==> flow/design.v <==
module apb_fifo (
    input  wire                   clk,         
    input  wire                   rst,         
    input  wire                   psel,        
    input  wire [3:0]            paddr,       
    input  wire [31:0]            pwdata,      
    input  wire                   penable,     
    input  wire                   pwrite,      
    output reg  [31:0]            prdata,      
    output reg                    pready       
);
parameter DEPTH = 16;   
parameter idle = 0, check_op = 1, write_data = 2, read_data =3,send_ready = 4;
reg [2:0] state;
reg [3:0] addr ;
 reg [31:0] wdata,rdata;
  reg [31:0] mem [0:15];
reg [3:0] wr_ptr;    
reg [3:0] rd_ptr;    
reg [4:0] count;     
reg [1:0] cwait;
always @(posedge clk or negedge rst) begin
    if (rst == 0) begin
        for(int i = 0; i<16;i++)
        begin
        mem[i] <= 0;
        end
        wr_ptr <= 0;
        rd_ptr <= 0;
        count <= 0;
        pready <= 0;
        state   <= idle;
        pready <= 0;
        prdata <= 0;
        addr   <= 0;
        wdata  <= 0;
        rdata  <= 0;
        cwait  <= 0;
    end else begin
        case(state)
        idle:
        begin
            wr_ptr <= 0;
            rd_ptr <= 0;
            count <= 0;
            pready <= 0;
            prdata <= 0;
            addr   <= 0;
            wdata  <= 0;
            rdata  <= 0;
            cwait  <= 0;
            state <= check_op;
        end
        check_op:
        begin
         if (penable && psel && pwrite && count != 15)
         begin 
            state   <= write_data;
            addr    <= paddr;
            wdata   <= pwdata;
         end
         else if (penable && psel && !pwrite && count != 0)
         begin
            state  <= read_data;
            addr   <= paddr;
         end
         else 
            state  <= check_op;
        end
        write_data:
        begin
            mem[addr] <= wdata;
            if(cwait < 2)
            begin
              state <= write_data;
              cwait <= cwait + 1;
            end
            else
            begin
               cwait <= 0;
               pready <= 1'b1;
               state <= send_ready;
               wr_ptr <= wr_ptr + 1;
               count  <= count  + 1;
            end
        end
        read_data : begin
            rdata <= mem[addr];
            if(cwait < 2)
            begin
              state <= read_data;
              cwait <= cwait + 1;
            end
            else
            begin
               cwait <= 0;
               state <= send_ready;
               pready <= 1'b1;
               prdata <= rdata;
               rd_ptr <= rd_ptr + 1;
               count  <= count  - 1;
            end
        end
        send_ready: begin
           state  <= check_op;
           pready <= 1'b0;    
         end
     endcase
     end
   end  
endmodule
Appendix: tool output

## From RTL to reports: apb_fifo

Each step is given for the RTL above and for the edited RTL.
Lines under "unedited" count in the file above, lines under "edited" in the edited file.
"change": "edited" minus "unedited" as printed here.
Cell names lack the library's common part.
A cell with -- has no value.

| set-up | value |
|---|---|
| top | apb_fifo |
| clock | clk |
| cell library | sky130hd |
| library corner | tt_025C_1v80 |

## Edit of the RTL

The edit as a unified diff against the file above.
The edited RTL no longer does the same as the RTL above: the edit was made by script, with no optimisation intended.

```diff
@@ -14,5 +14,5 @@
 reg [2:0] state;
 reg [3:0] addr ;
- reg [31:0] wdata,rdata;
+ reg [30:0] wdata,rdata;
   reg [31:0] mem [0:15];
 reg [3:0] wr_ptr;    
```

## Word-level counts

Source: Yosys, flattened and elaborated. Widths are those after wreduce. Registers that Yosys merges into a memory's read port (data or address) are not register bits. Print and check cells do not count. Equal cells are merged and count once.

Word-level totals:

| what | unedited | edited | change |
|---|---|---|---|
| bits of input ports | 41 | 41 | 0 |
| flip-flop bits (word level) | 623 | 605 | -18 |
| output and inout port bits | 33 | 33 | 0 |

Operators by class:

| what | unedited | edited | change |
|---|---|---|---|
| order comparisons | 1 | 1 | 0 |
| reduce/logical cells | 37 | 37 | 0 |
| equality and inequality tests | 25 | 25 | 0 |
| $add $sub $neg | 3 | 3 | 0 |
| multiplexer cells | 21 | 21 | 0 |

Operators with widths:

| kind | unedited | edited | change |
|---|---|---|---|
| 32-bit case mux with 2-bit select | 3 | 1 | -2 |
| 31-bit case mux with 2-bit select | 0 | 2 | +2 |
| 32-bit 2-to-1 mux | 2 | 1 | -1 |
| 32-bit case mux with 16-bit select | 1 | 0 | -1 |
| 31-bit 2-to-1 mux | 0 | 1 | +1 |
| 31-bit case mux with 16-bit select | 0 | 1 | +1 |
| 2-bit AND reduction | 20 | 20 | 0 |
| 4-bit == test with constant B | 8 | 8 | 0 |
| 1-bit logical AND | 5 | 5 | 0 |
| 4-bit by 3-bit == test with 1-bit output with constant B | 4 | 4 | 0 |
| 2-bit != test with constant B | 4 | 4 | 0 |
| 2-bit 2-to-1 mux | 3 | 3 | 0 |
| 3-bit by 2-bit == test with 1-bit output with constant B | 2 | 2 | 0 |
| 4-bit by 2-bit == test with 1-bit output with constant B | 2 | 2 | 0 |
| 3-bit 2-to-1 mux | 2 | 2 | 0 |
| 4-bit 2-to-1 mux | 2 | 2 | 0 |
| 5-bit 2-to-1 mux | 2 | 2 | 0 |
| 2-bit nonzero test | 2 | 2 | 0 |
| 3-bit nonzero test | 2 | 2 | 0 |
| 2-bit OR reduction | 2 | 2 | 0 |
| 2-bit by 1-bit adder with 2-bit output with constant B | 1 | 1 | 0 |
| 5-bit by 1-bit adder with 5-bit output with constant B | 1 | 1 | 0 |
| 3-bit by 1-bit == test with 1-bit output with constant B | 1 | 1 | 0 |
| 3-bit == test with constant B | 1 | 1 | 0 |
| 4-bit by 1-bit == test with 1-bit output with constant B | 1 | 1 | 0 |
| 1-bit logical NOT | 1 | 1 | 0 |
| 3-bit logical NOT | 1 | 1 | 0 |
| 4-bit logical NOT | 1 | 1 | 0 |

Not every row of either side is listed.

## Logic depth

Longest topological path by Yosys (ltp), each cell counted once; first at word level (registers and memories cut), then after technology mapping (sequential cells cut; the memories' decode and read muxes count).

Depth:

| what | unedited | edited | change |
|---|---|---|---|
| word-level depth | 6 | 6 | 0 |
| ABC_AREA | 0 | 0 | -- |
| mapped depth | 9 | 8 | -1 |
| gate-level depth less buffers | 7 | 7 | 0 |

## Mapped cells and area

Yosys stat after the flow's synthesis: flattened, memories mapped to cells. It holds for the ABC_AREA given above (unset counts as 0); a run with the other value may have another netlist.

Synthesis totals:

| what | unedited | edited | change |
|---|---|---|---|
| buffer cells | 184 | 180 | -4 |
| cell count | 2086 | 2026 | -60 |
| mapped flip-flops | 625 | 606 | -19 |
| cell area after synthesis (mm^2) | 0.0278179 | 0.0267294 | -0.0010885 |
| sequential area (mm^2) | 0.0156413 | 0.0151658 | -0.0004755 |

Cell types:

| cell type | unedited | edited | change |
|---|---|---|---|
| o22ai_1 | 9 | 60 | +51 |
| a211oi_1 | 3 | 49 | +46 |
| o211ai_1 | 46 | 1 | -45 |
| nand3_1 | 5 | 36 | +31 |
| mux2_4 | 30 | 0 | -30 |
| a31oi_1 | 1 | 31 | +30 |
| mux2_2 | 449 | 476 | +27 |
| a2bb2oi_1 | 24 | 0 | -24 |
| o22a_1 | 23 | 0 | -23 |
| a21oi_1 | 56 | 35 | -21 |
| dfrtp_1 | 624 | 605 | -19 |
| a221oi_2 | 19 | 0 | -19 |
| o21ai_0 | 57 | 39 | -18 |
| buf_2 | 70 | 87 | +17 |
| nand2_1 | 59 | 45 | -14 |
| nor2_2 | 11 | 0 | -11 |
| a211oi_2 | 0 | 10 | +10 |
| a22oi_1 | 130 | 121 | -9 |

Not every row of either side is listed.

## Path before layout

Path of least setup slack by OpenSTA after synthesis, without wires, with an ideal clock, recovery checks aside; 20% of the period is set as input and as output delay. Where synthesis merged equal registers, the netlist keeps one of their names.

Timing post-synthesis:

| what | unedited | edited | change |
|---|---|---|---|
| path type | input -> register | input -> register | -- |
| start point | input penable | input penable | -- |
| end point | register wdata[10] | register wdata[26] | -- |
| path delay (ps) | 1145 | 937 | -208 |
| launch time at the first pin (ps) | 1000 | 1000 | 0 |
| period (ps) | 5000 | 5000 | 0 |
| input delay (ps) | 1000 | 1000 | 0 |
| library setup time (ps) | 121 | 66 | -55 |
| required time (ps) | 4879 | 4934 | +55 |
| stages | 7 | 5 | -2 |
| path slack (ps) | 2855 | 3063 | +208 |
| arrival time (ps) | 2024 | 1871 | -153 |
| synthesis period reached (ps) | 2145 | 1937 | -208 |

"path delay" = arrival - input delay + setup time.
"stages" counts driving pins, that of a launching flip-flop among them; a cell with two outputs on the path counts twice.
"synthesis period reached" is the clock period less the worst setup slack; recovery checks do not enter. This is arithmetic on one report: input and output delays are still those of the set period (20% each).
Between the ends stands the longest chain of elaborated cells between them, by number of cells; it is not shown to be the way that was timed. Of several equally long chains one is given.
A line is the first line of the expression or statement that the cell stems from. Yosys adds cells for indexed reads and writes and turns some case tables into memories.
At most two assigning lines are given for a register; there are more.

| between the ends, post-synthesis, unedited | value |
|---|---|
| cells stage by stage | and3_1 -> o211a_1 -> clkbuf_1 -> nor2b_1 -> clkbuf_1 -> buf_2 -> a22o_1 |
| cells in the longest elaborated chain | 5 |
| elaborated cells between the ends (all ways) | 7 |

RTL lines, path post-synthesis, unedited:

| what | RTL line | RTL |
|---|---|---|
| start: declaration | 7 | `input  wire                   penable,` |
| 1-bit logical AND (3 in a row) | 56 | `if (penable && psel && pwrite && count != 15)` |
| 32-bit 2-to-1 mux | 56 |  |
| 32-bit case mux with 2-bit select | 40 | `case(state)` |
| end: assignment | 36 | `wdata  <= 0;` |
| end: assignment | 60 | `wdata   <= pwdata;` |
| end: declaration | 16 | `reg [31:0] wdata,rdata;` |

| between the ends, post-synthesis, edited | value |
|---|---|
| cells stage by stage | and3_1 -> o211a_1 -> nor2b_1 -> buf_2 -> a22o_1 |
| cells in the longest elaborated chain | 5 |
| elaborated cells between the ends (all ways) | 7 |

RTL lines, path post-synthesis, edited:

| what | RTL line | RTL |
|---|---|---|
| start: declaration | 7 | `input  wire                   penable,` |
| 1-bit logical AND (3 in a row) | 56 | `if (penable && psel && pwrite && count != 15)` |
| 31-bit 2-to-1 mux | 56 |  |
| 31-bit case mux with 2-bit select | 40 | `case(state)` |
| end: assignment | 36 | `wdata  <= 0;` |
| end: assignment | 60 | `wdata   <= pwdata;` |
| end: declaration | 16 | `reg [30:0] wdata,rdata;` |

## Path in the finished layout

From the final timing report of the runs of set A: the path of least setup slack in the routed layout; clock arrival at registers is part of the times.
The report prints the path's times to 10 ps; the period is as set.

Timing post-layout:

| what | unedited | edited | change |
|---|---|---|---|
| path type | register -> register | register -> register | -- |
| start point | register addr[1] | register addr[3] | -- |
| end point | register rdata[30] | register mem[8][19] | -- |
| required time (ps) | 3940 | 3870 | -70 |
| stages | 7 | 5 | -2 |
| arrival time (ps) | 3320 | 3220 | -100 |
| library setup time (ps) | 80 | 110 | +30 |
| period (ps) | 3400 | 3400 | 0 |
| path slack (ps) | 620 | 650 | +30 |
| launch time at the first pin (ps) | 610 | 580 | -30 |

Between the ends stands the longest chain of elaborated cells between them, by number of cells; it is not shown to be the way that was timed. Of several equally long chains one is given.
At most two assigning lines are given for a register; there are more.

| between the ends, post-layout, unedited | value |
|---|---|
| cells stage by stage | dfrtp_4 -> buf_4 -> nand3b_1 -> a2bb2oi_1 -> o22ai_1 -> a211oi_1 -> o21ai_0 |
| cells in the longest elaborated chain | 3 |
| elaborated cells between the ends (all ways) | 18 |

RTL lines, path post-layout, unedited:

| what | RTL line | RTL |
|---|---|---|
| start: declaration | 15 | `reg [3:0] addr ;` |
| start: assignment | 59 | `addr    <= paddr;` |
| start: assignment | 65 | `addr   <= paddr;` |
| 4-bit == test | 88 | `rdata <= mem[addr];` |
| 32-bit case mux with 16-bit select | 88 |  |
| 32-bit case mux with 2-bit select | 40 | `case(state)` |
| end: assignment | 37 | `rdata  <= 0;` |
| end: assignment | 88 |  |
| end: declaration | 16 | `reg [31:0] wdata,rdata;` |

| between the ends, post-layout, edited | value |
|---|---|
| cells stage by stage | dfrtp_1 -> nand2b_1 -> nand2b_2 -> buf_12 -> mux2_1 |
| cells in the longest elaborated chain | 2 |
| elaborated cells between the ends (all ways) | 2 |

RTL lines, path post-layout, edited:

| what | RTL line | RTL |
|---|---|---|
| start: declaration | 15 | `reg [3:0] addr ;` |
| start: assignment | 59 | `addr    <= paddr;` |
| start: assignment | 65 | `addr   <= paddr;` |
| 4-bit == test | 72 | `mem[addr] <= wdata;` |
| 2-bit AND reduction | -- |  |
| end: assignment | 26 | `mem[i] <= 0;` |
| end: assignment | 72 |  |

## Measured runs

Runs of the flow (Yosys, OpenROAD) on both versions; the two runs of a pair have the same settings. The constraints put input and output delay at 20% of the set period each and load the outputs with 0.01 pF.

| flow settings, set A | value |
|---|---|
| CORE_UTILIZATION | 40 |
| period_ns | 3.4 |
| CAP_MARGIN | 20 |
| CORE_MARGIN | 2 |
| SLEW_MARGIN | 20 |

Results, set A:

| what | unedited | edited | change |
|---|---|---|---|
| standard-cell area after routing (mm^2) | 0.0319569 | 0.0307457 | -0.0012112 |
| die area (mm^2) | 0.0716713 | 0.0689062 | -0.0027651 |
| power (W) | 0.029067 | 0.027457 | -0.001610 |
| total negative setup slack (ps) | 0 | 0 | 0 |
| worst slack on setup checks (ps) | 621 | 651 | +30 |
| utilization of the finished layout | 0.465 | 0.466 | +0.001 |
| netlist area reported by Yosys (mm^2) | 0.0278179 | 0.0267294 | -0.0010885 |
| period reached (ps) | 2779 | 2749 | -30 |

| flow settings, set B | value |
|---|---|
| ABC_AREA | 0 |
| CAP_MARGIN | 25 |
| CORE_ASPECT_RATIO | 1.11 |
| CORE_UTILIZATION | 15 |
| CTS_CLUSTER_SIZE | 35 |
| GPL_TIMING_DRIVEN | 0 |
| PLACE_DENSITY_LB_ADDON | 0.08 |
| SETUP_SLACK_MARGIN | 0.42 |
| SLEW_MARGIN | 35 |
| period_ns | 3.12 |
| CORE_MARGIN | 2 |

Results, set B:

| what | unedited | edited | change |
|---|---|---|---|
| standard-cell area after routing (mm^2) | 0.0346532 | 0.0333845 | -0.0012687 |
| die area (mm^2) | 0.188918 | 0.181594 | -0.007324 |
| power (W) | 0.034721 | 0.033146 | -0.001575 |
| total negative setup slack (ps) | 0 | 0 | 0 |
| final worst hold slack (ps) | 469 | 466 | -3 |
| worst slack on setup checks (ps) | 528 | 446 | -82 |
| utilization of the finished layout | 0.188 | 0.188 | 0.000 |
| netlist area reported by Yosys (mm^2) | 0.0278179 | 0.0267294 | -0.0010885 |
| period reached (ps) | 2592 | 2674 | +82 |

"period reached": clock period set for the run, less the worst setup slack. It is reckoned from that one timing run; input and output delays stay at 20% of the period that was set.
"power": no workload was simulated; the value follows from the tool's default switching activity.
